==> flow/design.v <==
module router_fsm(input clock, resetn, pkt_valid, parity_done, soft_reset_0, soft_reset_1, soft_reset_2,
                        fifo_full, low_pkt_valid, fifo_empty_0, fifo_empty_1, fifo_empty_2,
                  input [1:0] data_in,
                  output busy, detect_add, ld_state, laf_state, full_state, write_enb_reg, rst_int_reg, lfd_state);
parameter Decode_Address = 3'b000, 
          Load_First_Data = 3'b001,
          Wait_Till_Empty = 3'b010,
          Load_Data = 3'b011,
          Check_Parity_Error = 3'b100,
          Load_Parity = 3'b101,
          Fifo_Full_State = 3'b110,
          Load_After_Full = 3'b111;
reg [2:0] state, next_state;
always @(posedge clock) begin
    if (!resetn) state <= Decode_Address;
    else if((soft_reset_0 && (data_in[1:0] == 0)) | (soft_reset_1 && (data_in[1:0] == 1)) | (soft_reset_2 && (data_in[1:0] == 2))) state <= Decode_Address;
    else state <= next_state; 
end
always @(*) begin
    case(state)
    Decode_Address : begin  
        if(pkt_valid & (data_in[1:0] == 0 & fifo_empty_0 | data_in[1:0] == 1 & fifo_empty_1 | data_in[1:0] == 2 & fifo_empty_2))
        begin
            next_state = Load_First_Data;
        end
        else if(pkt_valid & (data_in[1:0] == 0 & !fifo_empty_0 | data_in[1:0] == 1 & !fifo_empty_1 | data_in[1:0] == 2 & !fifo_empty_2))
        begin
            next_state = Wait_Till_Empty;
        end
        else next_state = Decode_Address;
    end
    Load_First_Data : next_state = Load_Data;  
    Wait_Till_Empty : begin  
        if( (fifo_empty_0 && (data_in[1:0] == 0)) || (fifo_empty_1 && (data_in[1:0] == 1)) || (fifo_empty_2 && (data_in[1:0] == 2)) ) begin
            next_state = Load_First_Data;
        end
        else next_state = Wait_Till_Empty;
    end
    Load_Data : begin  
        if(fifo_full) next_state = Fifo_Full_State;
        else if (!fifo_full & !pkt_valid) next_state = Load_Parity;
        else next_state = Load_Data;
    end
    Fifo_Full_State : begin  
        if(!fifo_full) next_state = Load_After_Full;
        else next_state = Fifo_Full_State;
    end
    Load_Parity : next_state = Check_Parity_Error;  
    Check_Parity_Error : begin  
        if(fifo_full) next_state= Fifo_Full_State;
        else next_state = Decode_Address;
    end
    Load_After_Full : begin  
        if (parity_done) next_state = Decode_Address;
        else if(low_pkt_valid) next_state = Load_Parity;
        else next_state = Load_Data;
    end
    endcase
end
assign detect_add = (state == Decode_Address);
assign lfd_state = (state == Load_First_Data);
assign busy = (state == Load_First_Data) || (state == Load_Parity) || (state == Fifo_Full_State) || (state == Load_After_Full) || (state == Wait_Till_Empty) || (state == Check_Parity_Error);
assign ld_state = (state == Load_Data)||(state == Load_Parity) ;
assign write_enb_reg = (state == Load_First_Data)|(state == Load_Data)||(state == Load_Parity);
assign full_state = (state == Fifo_Full_State);
assign laf_state = (state == Load_After_Full);  
assign rst_int_reg = (state == Check_Parity_Error);
endmodule
module router_reg(input clock, resetn, pkt_valid, fifo_full, rst_int_reg, detect_add, 
                        ld_state, laf_state, full_state, lfd_state, 
                  output reg parity_done, low_pkt_valid, err, 
                  input [7:0] data_in, output reg [7:0] dout);
reg [7:0] a,c,d,e;
reg [8:0] b [31:0];
reg [4:0] count_b,count_a ;
always@(posedge clock) begin
    if(!resetn) begin
        dout <= 8'd0;
        parity_done <= 1'b0;
        low_pkt_valid <= 1'b0;
        err <= 1'b0;
        count_b <= 0;
        count_a <= 0;
        c <= 8'd0;
        d <= 8'd0;
    end
    else begin
    parity_done <= ((ld_state & !fifo_full & !pkt_valid) | (laf_state & low_pkt_valid & !parity_done)) & !detect_add;
    low_pkt_valid <= (ld_state & !pkt_valid);
        if(pkt_valid) begin
            if(detect_add) begin
                dout <= data_in;
                c <= data_in;
            end
            else if(ld_state||lfd_state) begin
                if(full_state) begin
                    b[count_b] <= data_in;
                    count_b <= count_b + 1;
                end
                else if(!full_state) begin
                    if(laf_state) begin
                        dout <= b[count_a];
                        count_a <= count_a + 1;
                    end
                    else begin
                        c <= c^data_in;
                        dout <= data_in;
                    end
                end 
            end 
        end
        else begin
            d <= data_in;
            dout <= data_in;
        end
    end
err <= (c==d) ? 0 : 1 ;
end
endmodule
module router_sync(input detect_add, write_enb_reg, clock, resetn, 
                         read_enb_0, read_enb_1, read_enb_2,
                         empty_0, empty_1, empty_2, 
                         full_0, full_1, full_2, 
                   input [1:0] data_in,
                   output reg vld_out_0, vld_out_1, vld_out_2,
                   output reg soft_reset_0, soft_reset_1, soft_reset_2, 
                   output reg fifo_full,
                   output reg [2:0] write_enb);
reg [1:0] q;
reg [4:0] count0,count1,count2;
always@(posedge clock)begin
    if(detect_add) q <= data_in;
end
always@(*)begin
    vld_out_0 <= !empty_0;
    vld_out_1 <= !empty_1;
    vld_out_2 <= !empty_2;
    case(q)
    2'b00 : begin
            fifo_full = full_0;
            write_enb = {2'b00, write_enb_reg};
            end 
    2'b01 : begin
            fifo_full = full_1;
            write_enb = {1'b0, write_enb_reg,1'b0};
            end
    2'b10 : begin
            fifo_full = full_2;
            write_enb = {write_enb_reg, 2'b00};
            end
    default : begin
                fifo_full = 0;
                write_enb = 3'd0;
    end
    endcase
end
always@(posedge clock) begin
    if(!resetn)begin
        count0<=5'd0;
        count1<=5'd0;
        count2<=5'd0;
        soft_reset_0 <= 1'b0;
        soft_reset_1 <= 1'b0;
        soft_reset_2 <= 1'b0;
    end
    else begin
        soft_reset_0 <= 1'b0;
        soft_reset_1 <= 1'b0;
        soft_reset_2 <= 1'b0;
        if (vld_out_0 && !read_enb_0) begin
            if (count0 == 5'b11101) begin
                soft_reset_0 <= 1'b1;
                count0 <= 5'd0;
            end
            else count0 <= count0 + 1'b1;
        end
        else count0 <= 5'd0;
        if (vld_out_1 && !read_enb_1) begin
            if (count1 == 5'b11101) begin
                soft_reset_1 <= 1'b1;
                count1 <= 5'd0;
            end
            else count1 <= count1 + 1'b1;
        end
        else count1 <= 5'd0;
        if (vld_out_2 && !read_enb_2) begin
            if (count2 == 5'b11101) begin
                soft_reset_2 <= 1'b1;
                count2 <= 5'd0;
            end
            else count2 <= count2 + 1'b1;
        end
        else count2 <= 5'd0;
    end
end
endmodule
module router_fifo(input clock, resetn, write_enb, read_enb, soft_reset, lfd_state,
                   input [7:0] data_in, output full, empty, output [7:0] data_out);
reg [8:0] mem [0:15];
reg [3:0] rd_pointer, wr_pointer;
reg [8:0] packet_out;
wire [8:0]packet;
reg [6:0] length;
reg [4:0] status_count;
assign empty = (status_count == 0 ) ? 1'b1 : 1'b0 ;
assign full = (status_count == 5'd16) ? 1'b1 : 1'b0 ;
assign packet[7:0] = data_in[7:0];
assign packet[8] = lfd_state;
assign data_out = resetn ?  packet_out[7:0] : 8'd0;
always@(posedge clock) begin
    if(!resetn || soft_reset) status_count <= 5'd0;
    else if(full == 1'b0 && write_enb & empty == 1'b0 && read_enb) status_count <= status_count;
    else if (full == 1'b0 && write_enb) status_count <= status_count + 1'b1;
    else if(empty == 1'b0 && read_enb ) status_count <= status_count - 1'b1;
    else status_count <= status_count;
end
always@(posedge clock) begin
    if(!resetn || soft_reset) begin  
        wr_pointer <= 4'd0;
    end
    else if(full == 1'b0 && write_enb) begin  
            mem[wr_pointer[3:0]] <= packet;
            wr_pointer <= wr_pointer + 1'b1;
    end
end
always@(posedge clock) begin
    if(!resetn || soft_reset) begin  
        rd_pointer <= 4'd0;
        packet_out <= 9'd0;
    end
    else begin 
        if(empty == 1'b0 && read_enb ) begin  
                packet_out <= mem[rd_pointer[3:0]];
                rd_pointer <= rd_pointer + 1'b1;
        end
        if (length == 0 && (empty || !mem[rd_pointer[3:0]][8])) packet_out <= 9'd0;
    end
end
always@(posedge clock)begin
    if (!resetn || soft_reset) begin
        length <= 0;
    end
    else if(empty == 1'b0 && read_enb ) begin
        if(mem[rd_pointer[3:0]][8])begin
                length <= mem[rd_pointer[3:0]][7:2] + 1'b1;
        end
        else if (length != 0)  begin
                length <= length - 1'b1;
        end
    end
end
endmodule
module router_top(input clock, resetn, read_enb_0, read_enb_1, read_enb_2, pkt_valid,
                  input [7:0] data_in, output [7:0] data_out_0, data_out_1, data_out_2,
                  output valid_out_0, valid_out_1, valid_out_2, error, busy);
wire parity_done,detect_add;
wire ld_state, laf_state, full_state, write_enb_reg, rst_int_reg, lfd_state;
wire [2:0] fifo_empty, full,w_enb, write_enb, soft_reset_temp;
wire fifo_full,low_pkt_valid,soft_reset_0,soft_reset_1,soft_reset_2;
wire [7:0] dout;
wire read_enb_temp[2:0];
wire [7:0] data_out_temp[2:0];
assign soft_reset_temp[0] = soft_reset_0;
assign soft_reset_temp[1] = soft_reset_1;
assign soft_reset_temp[2] = soft_reset_2;
assign read_enb_temp[0] = read_enb_0;
assign read_enb_temp[1] = read_enb_1;
assign read_enb_temp[2] = read_enb_2;
assign data_out_0 = data_out_temp[0];
assign data_out_1 = data_out_temp[1];
assign data_out_2 = data_out_temp[2];
router_fsm dut1(.clock(clock),
                .resetn(resetn),
                .pkt_valid(pkt_valid),
                .parity_done(parity_done),
                .soft_reset_0(soft_reset_0),
                .soft_reset_1(soft_reset_1),
                .soft_reset_2(soft_reset_2),
                .fifo_full(fifo_full),
                .low_pkt_valid(low_pkt_valid),
                .fifo_empty_0(fifo_empty[0]),
                .fifo_empty_1(fifo_empty[1]),
                .fifo_empty_2(fifo_empty[2]),
                .data_in(data_in[1:0]),
                .busy(busy),
                .detect_add(detect_add),
                .ld_state(ld_state),
                .laf_state(laf_state),
                .full_state(full_state),
                .write_enb_reg(write_enb_reg),
                .rst_int_reg(rst_int_reg),
                .lfd_state(lfd_state));
router_reg dut2(.clock(clock),
                .resetn(resetn),
                .pkt_valid(pkt_valid),
                .fifo_full(fifo_full),
                .detect_add(detect_add),
                .ld_state(ld_state),
                .laf_state(laf_state),
                .full_state(full_state),
                .rst_int_reg(rst_int_reg),
                .lfd_state(lfd_state),
                .parity_done(parity_done),
                .low_pkt_valid(low_pkt_valid),
                .err(error),
                .data_in(data_in),
                .dout(dout));
router_sync dut3(.clock(clock),
                .resetn(resetn),
                .detect_add(detect_add),
                .read_enb_0(read_enb_0),
                .read_enb_1(read_enb_1),
                .read_enb_2(read_enb_2),
                .write_enb_reg(write_enb_reg),
                .empty_0(fifo_empty[0]),
                .empty_1(fifo_empty[1]),
                .empty_2(fifo_empty[2]),
                .full_0(full[0]),
                .full_1(full[1]),
                .full_2(full[2]),
                .data_in(data_in[1:0]),
                .vld_out_0(valid_out_0),
                .vld_out_1(valid_out_1),
                .vld_out_2(valid_out_2),
                .soft_reset_0(soft_reset_0),
                .soft_reset_1(soft_reset_1),
                .soft_reset_2(soft_reset_2),
                .fifo_full(fifo_full),
                .write_enb(w_enb));
genvar x;
generate for (x= 0 ; x<3 ; x = x+1)
begin:fifo
	router_fifo f(.clock(clock),
                  .resetn(resetn), 
                  .soft_reset(soft_reset_temp[x]),
	              .lfd_state(lfd_state),
                  .write_enb(w_enb[x]),
                  .data_in(dout), 
                  .read_enb(read_enb_temp[x]),
	              .full(full[x]), 
                  .empty(fifo_empty[x]), 
                  .data_out(data_out_temp[x]));
end
endgenerate	
endmodule
# From RTL to reports: router_top
# Tool output for the design above before and after an edit, in the order of the flow.
# Lines under "before" count in the file above, lines under "after" in the edited file.
# "diff": "after" minus "before" as printed here.
# Operators: Yosys type, input widths -> output width; for muxes data width and select width s.
# Library cell names are shortened.
# A cell with n/a has no value.
dict set report inputs {
  design {router_top}
  clock_port {clock}
  cell_library {sky130hd}
  pvt_corner {tt_025C_1v80}
}

# Diff
# The edit as a unified diff against the file above.
# The edited RTL no longer does the same as the RTL above: the edit was made by script, with no optimisation intended.
# begin of diff
@@ -251,7 +251,9 @@
 end
 endmodule
-module router_top(input clock, resetn, read_enb_0, read_enb_1, read_enb_2, pkt_valid,
+module router_top(input clock, resetn, read_enb_0_in, read_enb_1, read_enb_2, pkt_valid,
                   input [7:0] data_in, output [7:0] data_out_0, data_out_1, data_out_2,
                   output valid_out_0, valid_out_1, valid_out_2, error, busy);
+reg read_enb_0;
+always @(posedge clock) read_enb_0 <= read_enb_0_in;
 wire parity_done,detect_add;
 wire ld_state, laf_state, full_state, write_enb_reg, rst_int_reg, lfd_state;
# end of diff

# Elaborated design
# Yosys after proc, flatten, opt, wreduce and memory -nomap, before mapping. Print and check cells are not counted. Equal cells are merged and count once.
# Yosys's memory passes give these memory sizes; they may raise the number of words (mostly to a power of two), join words into wider ones and drop unused or constant bits.
# item before after diff
set classes {}
lappend classes {n_addsub 23 23 0}
lappend classes {multipliers 0 0 0}
lappend classes {div_mod_pow 0 0 0}
lappend classes {n_cmp 0 0 0}
lappend classes {eq_ne 22 22 0}
lappend classes {n_shift 0 0 0}
lappend classes {muxes 87 87 0}
lappend classes {n_logic 42 42 0}
lappend classes {n_reduce_logical 93 93 0}
# Unchanged operator kinds not shown: 44.
# item before after diff
set bits {}
lappend bits {ff_bits 144 145 1}
lappend bits {latchBits 0 0 0}
lappend bits {mem_bits_rw 720 720 0}
lappend bits {rom_bits 0 0 0}
lappend bits {clocked_rd_ports_x_width 36 36 0}
lappend bits {mem_count 4 4 0}
lappend bits {in_bits 14 14 0}
lappend bits {output_inout_bits 29 29 0}
lappend bits {wordCells 302 303 1}
# item before after
set mem_list {}
lappend mem_list {mem_shapes {dut2.b 32 x 9 bit 1R1W; fifo[0].f.mem 16 x 9 bit 1R1W; fifo[1].f.mem 16 x 9 bit 1R1W; fifo[2].f.mem 16 x 9 bit 1R1W} {dut2.b 32 x 9 bit 1R1W; fifo[0].f.mem 16 x 9 bit 1R1W; fifo[1].f.mem 16 x 9 bit 1R1W; fifo[2].f.mem 16 x 9 bit 1R1W}}

# Depth
# Longest topological path by Yosys (ltp), each cell counted once; first at word level (registers and memories cut), then after technology mapping (sequential cells cut; the memories' decode and read muxes count).
# item before after diff
set depth {}
lappend depth {ltp_word 10 10 0}
lappend depth {ABC_AREA 0 0 n/a}
lappend depth {depth_mapped 11 11 0}

# After synthesis
# Yosys stat after the flow's synthesis: flattened, memories mapped to cells. It holds for the ABC_AREA given above (unset counts as 0); a run with the other value may have another netlist.
# item before after diff
set mapped {}
lappend mapped {mapped_cells 2048 2028 -20}
lappend mapped {synth_area_um2 34396.7 34369.2 -27.5}
lappend mapped {seq_area_um2 24003.0 24023.0 20.0}
lappend mapped {ffs 854 855 1}
# cell before after diff
set types {}
lappend types {a22oi_1 32 7 -25}
lappend types {mux4_2 178 198 20}
lappend types {nand2_1 139 152 13}
lappend types {mux4_1 22 10 -12}
lappend types {inv_1 48 37 -11}
lappend types {and2_1 47 37 -10}
lappend types {nand3_1 36 28 -8}
lappend types {nor2_1 189 195 6}
lappend types {clkbuf_1 42 48 6}
lappend types {o21ai_0 32 37 5}
lappend types {a31oi_1 9 4 -5}
lappend types {buf_6 3 8 5}
lappend types {buf_2 25 21 -4}
lappend types {nor2b_1 11 8 -3}
lappend types {o22ai_1 10 7 -3}
lappend types {buf_4 5 2 -3}
lappend types {o21a_1 5 2 -3}
lappend types {mux2i_1 31 33 2}
# Unchanged cell types not shown: 15.
# Not every row of either side is listed.
# By module: a second synthesis without flattening, with its own total; a netlist apart from the flattened one above.
# item before after diff
set unflattened {}
lappend unflattened {cells_unflattened 2185 2186 1}
lappend unflattened {hier_area_um2 34758.3 34778.4 20.1}
# Each row is one instance without its submodules.
# module instances n_cells mod_area_um2 mod_seq_area_um2
set modules_before {}
lappend modules_before {router_fifo 3 432 7133.1 4964.8}
lappend modules_before {router_reg 1 762 12147.9 8528.2}
lappend modules_before {router_sync 1 84 809.5 420.4}
lappend modules_before {router_fsm 1 43 401.6 160.2}
lappend modules_before {router_top 1 0 0.0 0.0}
# module instances n_cells mod_area_um2 mod_seq_area_um2
set modules_after {}
lappend modules_after {router_fifo 3 432 7133.1 4964.8}
lappend modules_after {router_reg 1 762 12147.9 8528.2}
lappend modules_after {router_sync 1 84 809.5 420.4}
lappend modules_after {router_fsm 1 43 401.6 160.2}
lappend modules_after {router_top 1 1 20.0 20.0}

# Timing after synthesis
# OpenSTA on the mapped netlist: ideal clock, no wires. The path of least setup slack (recovery checks aside). Input and output delay are each 20% of the period. Register names are those of the netlist, which keeps one name where synthesis merged equal registers.
# item before after diff
set synth_path {}
lappend synth_path {path_type {register to register} {register to register} n/a}
lappend synth_path {from {register dut1.state} {register dut1.state} n/a}
lappend synth_path {to {register fifo[0].f.status_count[4]} {register fifo[0].f.status_count[4]} n/a}
lappend synth_path {clock_period_ns 5.0 5.0 0.0}
lappend synth_path {launch_ns 0.000 0.000 0.000}
lappend synth_path {t_arrival_ns 3.460 3.369 -0.091}
lappend synth_path {required_ns 4.872 4.872 0.000}
lappend synth_path {slack_ns 1.413 1.503 0.090}
lappend synth_path {delay_ns 3.588 3.497 -0.091}
lappend synth_path {stages 12 12 0}
lappend synth_path {path_buffers 1 1 0}
lappend synth_path {synth_period_reached_ns 3.587 3.497 -0.090}
# "delay_ns" = arrival - input delay + setup time.
# "stages" counts driving pins, that of a launching flip-flop among them; a cell with two outputs on the path counts twice.
# "synth_period_reached_ns" = period - worst setup slack (recovery checks aside). The figure is calculated, with input and output delays left at 20% of the set period.
# An end named without its bit number is one bit of that signal or, where synthesis recoded a state register, one of its new flip-flops.
# Between the ends stands the longest chain of elaborated cells between them, by number of cells; it is not shown to be the way that was timed. Of several equally long chains one is given.
# A line is the first line of the expression or statement that the cell stems from. Yosys adds cells for indexed reads and writes and turns some case tables into memories.
# A register here has more assigning lines than the two given.
dict set report synth_via_before {
  path_cell_list {dfxtp_1 nor3_1 a2111oi_1 clkbuf_1 inv_1 ha_1 nor2b_1 o21ai_0 nor4b_1 a21oi_1 xnor2_1 nor2_1}
  elab_chain_cells 9
}
# item line
set synth_lines_before {}
lappend synth_lines_before {{from (decl)} 13} ;# reg [2:0] state, next_state;
lappend synth_lines_before {{from (assign)} 15} ;# if (!resetn) state <= Decode_Address;
lappend synth_lines_before {{from (assign)} 16} ;# else if((soft_reset_0 && (data_in[1:0] == 0)) | (soft_reset_1 && (data_in[1:0] == 1)) | (soft_reset_2 && (data ...
lappend synth_lines_before {{$eq 3x1->1} 64} ;# assign write_enb_reg = (state == Load_First_Data)|(state == Load_Data)||(state == Load_Parity);
lappend synth_lines_before {{$or 1x1->1} 64}
lappend synth_lines_before {{$logic_or 1x1->1} 64}
lappend synth_lines_before {{$pmux 3 s3} 138} ;# case(q)
lappend synth_lines_before {{$and 1x1->1} 212} ;# else if(full == 1'b0 && write_enb & empty == 1'b0 && read_enb) status_count <= status_count;
lappend synth_lines_before {{$logic_and 1x1->1 (2 in a row)} 212}
lappend synth_lines_before {{$not 1->1} n/a}
lappend synth_lines_before {{$reduce_and 2->1} n/a}
lappend synth_lines_before {{to (assign)} 212}
lappend synth_lines_before {{to (assign)} 213} ;# else if (full == 1'b0 && write_enb) status_count <= status_count + 1'b1;
lappend synth_lines_before {{to (decl)} 204} ;# reg [4:0] status_count;
dict set report synth_via_after {
  path_cell_list {dfxtp_1 nor3_2 a2111oi_1 clkbuf_1 inv_1 fa_1 a21o_1 a21oi_1 nor3b_1 a21oi_1 xnor2_1 nor2_1}
  elab_chain_cells 9
}
# item line
set synth_lines_after {}
lappend synth_lines_after {{from (decl)} 13} ;# reg [2:0] state, next_state;
lappend synth_lines_after {{from (assign)} 15} ;# if (!resetn) state <= Decode_Address;
lappend synth_lines_after {{from (assign)} 16} ;# else if((soft_reset_0 && (data_in[1:0] == 0)) | (soft_reset_1 && (data_in[1:0] == 1)) | (soft_reset_2 && (data ...
lappend synth_lines_after {{$eq 3x1->1} 64} ;# assign write_enb_reg = (state == Load_First_Data)|(state == Load_Data)||(state == Load_Parity);
lappend synth_lines_after {{$or 1x1->1} 64}
lappend synth_lines_after {{$logic_or 1x1->1} 64}
lappend synth_lines_after {{$pmux 3 s3} 138} ;# case(q)
lappend synth_lines_after {{$and 1x1->1} 212} ;# else if(full == 1'b0 && write_enb & empty == 1'b0 && read_enb) status_count <= status_count;
lappend synth_lines_after {{$logic_and 1x1->1 (2 in a row)} 212}
lappend synth_lines_after {{$not 1->1} n/a}
lappend synth_lines_after {{$reduce_and 2->1} n/a}
lappend synth_lines_after {{to (assign)} 212}
lappend synth_lines_after {{to (assign)} 213} ;# else if (full == 1'b0 && write_enb) status_count <= status_count + 1'b1;
lappend synth_lines_after {{to (decl)} 204} ;# reg [4:0] status_count;

# Timing after layout
# From the final timing report of the runs of set A: the path of least setup slack in the routed layout; clock arrival at registers is part of the times.
# item before after diff
set layout_path {}
lappend layout_path {path_type {register to output} {register to output} n/a}
lappend layout_path {from {register fifo[2].f.status_count[0]} {register fifo[1].f.status_count[0]} n/a}
lappend layout_path {to {output valid_out_2} {output valid_out_1} n/a}
lappend layout_path {clock_period_ns 3.75 3.75 0.00}
lappend layout_path {output_delay_ns 0.75 0.75 0.00}
lappend layout_path {launch_ns 0.64 0.62 -0.02}
lappend layout_path {t_arrival_ns 2.74 2.54 -0.20}
lappend layout_path {required_ns 3.00 3.00 0.00}
lappend layout_path {slack_ns 0.26 0.46 0.20}
lappend layout_path {stages 5 5 0}
lappend layout_path {path_buffers 1 1 0}
# Between the ends stands the longest chain of elaborated cells between them, by number of cells; it is not shown to be the way that was timed. Of several equally long chains one is given.
# A register here has more assigning lines than the two given.
dict set report layout_via_before {
  path_cell_list {dfxtp_1 or4_1 nor2_1 inv_1 clkdlybuf4s50_1}
  elab_chain_cells 3
}
# item line
set layout_lines_before {}
lappend layout_lines_before {{from (decl)} 204} ;# reg [4:0] status_count;
lappend layout_lines_before {{from (assign)} 212} ;# else if(full == 1'b0 && write_enb & empty == 1'b0 && read_enb) status_count <= status_count;
lappend layout_lines_before {{from (assign)} 213} ;# else if (full == 1'b0 && write_enb) status_count <= status_count + 1'b1;
lappend layout_lines_before {{$logic_not 5->1} 205} ;# assign empty = (status_count == 0 ) ? 1'b1 : 1'b0 ;
lappend layout_lines_before {{$mux 1} 205}
lappend layout_lines_before {{$logic_not 1->1} 137} ;# vld_out_2 <= !empty_2;
lappend layout_lines_before {{to (decl)} 255} ;# output valid_out_0, valid_out_1, valid_out_2, error, busy);
dict set report layout_via_after {
  path_cell_list {dfxtp_1 or4_1 nor2_1 inv_1 clkdlybuf4s50_1}
  elab_chain_cells 3
}
# item line
set layout_lines_after {}
lappend layout_lines_after {{from (decl)} 204} ;# reg [4:0] status_count;
lappend layout_lines_after {{from (assign)} 212} ;# else if(full == 1'b0 && write_enb & empty == 1'b0 && read_enb) status_count <= status_count;
lappend layout_lines_after {{from (assign)} 213} ;# else if (full == 1'b0 && write_enb) status_count <= status_count + 1'b1;
lappend layout_lines_after {{$logic_not 5->1} 205} ;# assign empty = (status_count == 0 ) ? 1'b1 : 1'b0 ;
lappend layout_lines_after {{$mux 1} 205}
lappend layout_lines_after {{$logic_not 1->1} 136} ;# vld_out_1 <= !empty_1;
lappend layout_lines_after {{to (decl)} 255} ;# output valid_out_0, valid_out_1, valid_out_2, error, busy);

# Measured runs
# Runs of the flow (Yosys, OpenROAD) on both versions; the two runs of a pair have the same settings. The constraints put input and output delay at 20% of the set period each and load the outputs with 0.01 pF.
dict set report settings_set_A {
  CORE_UTILIZATION 40
  period_ns 3.75
  CAP_MARGIN 20
  CORE_MARGIN 2
  SLEW_MARGIN 20
}
# item before after diff
set measured_set_A {}
lappend measured_set_A {yosys.chip_area_um2 34396.7 34369.2 -27.5}
lappend measured_set_A {final_die_area_um2 88354.6 88283.3 -71.3}
lappend measured_set_A {final_stdcell_area_um2 39775.6 39977.1 201.5}
lappend measured_set_A {finish.utilization_pct 46.7 47.0 0.3}
lappend measured_set_A {final_setup_ws_ns 0.256 0.464 0.208}
lappend measured_set_A {timing.setup.tns_ns 0.000 0.000 0.000}
lappend measured_set_A {final_hold_ws_ns 0.456 0.453 -0.003}
dict set report settings_set_B {
  CAP_MARGIN 20
  CORE_ASPECT_RATIO 0.96
  CORE_MARGIN 10
  CORE_UTILIZATION 32
  GPL_ROUTABILITY_DRIVEN 0
  GPL_TIMING_DRIVEN 1
  MAX_ROUTING_LAYER {met5}
  SETUP_SLACK_MARGIN 0.45
  SLEW_MARGIN 35
  TNS_END_PERCENT 75
  period_ns 4.12
}
# item before after diff
set measured_set_B {}
lappend measured_set_B {yosys.chip_area_um2 34396.7 34369.2 -27.5}
lappend measured_set_B {final_die_area_um2 121005.0 120917.0 -88.0}
lappend measured_set_B {final_stdcell_area_um2 39791.9 39653.0 -138.9}
lappend measured_set_B {finish.utilization_pct 37.4 37.3 -0.1}
lappend measured_set_B {final_setup_ws_ns 0.599 0.754 0.155}
lappend measured_set_B {timing.setup.tns_ns 0.000 0.000 0.000}
lappend measured_set_B {final_hold_ws_ns 0.452 0.450 -0.002}
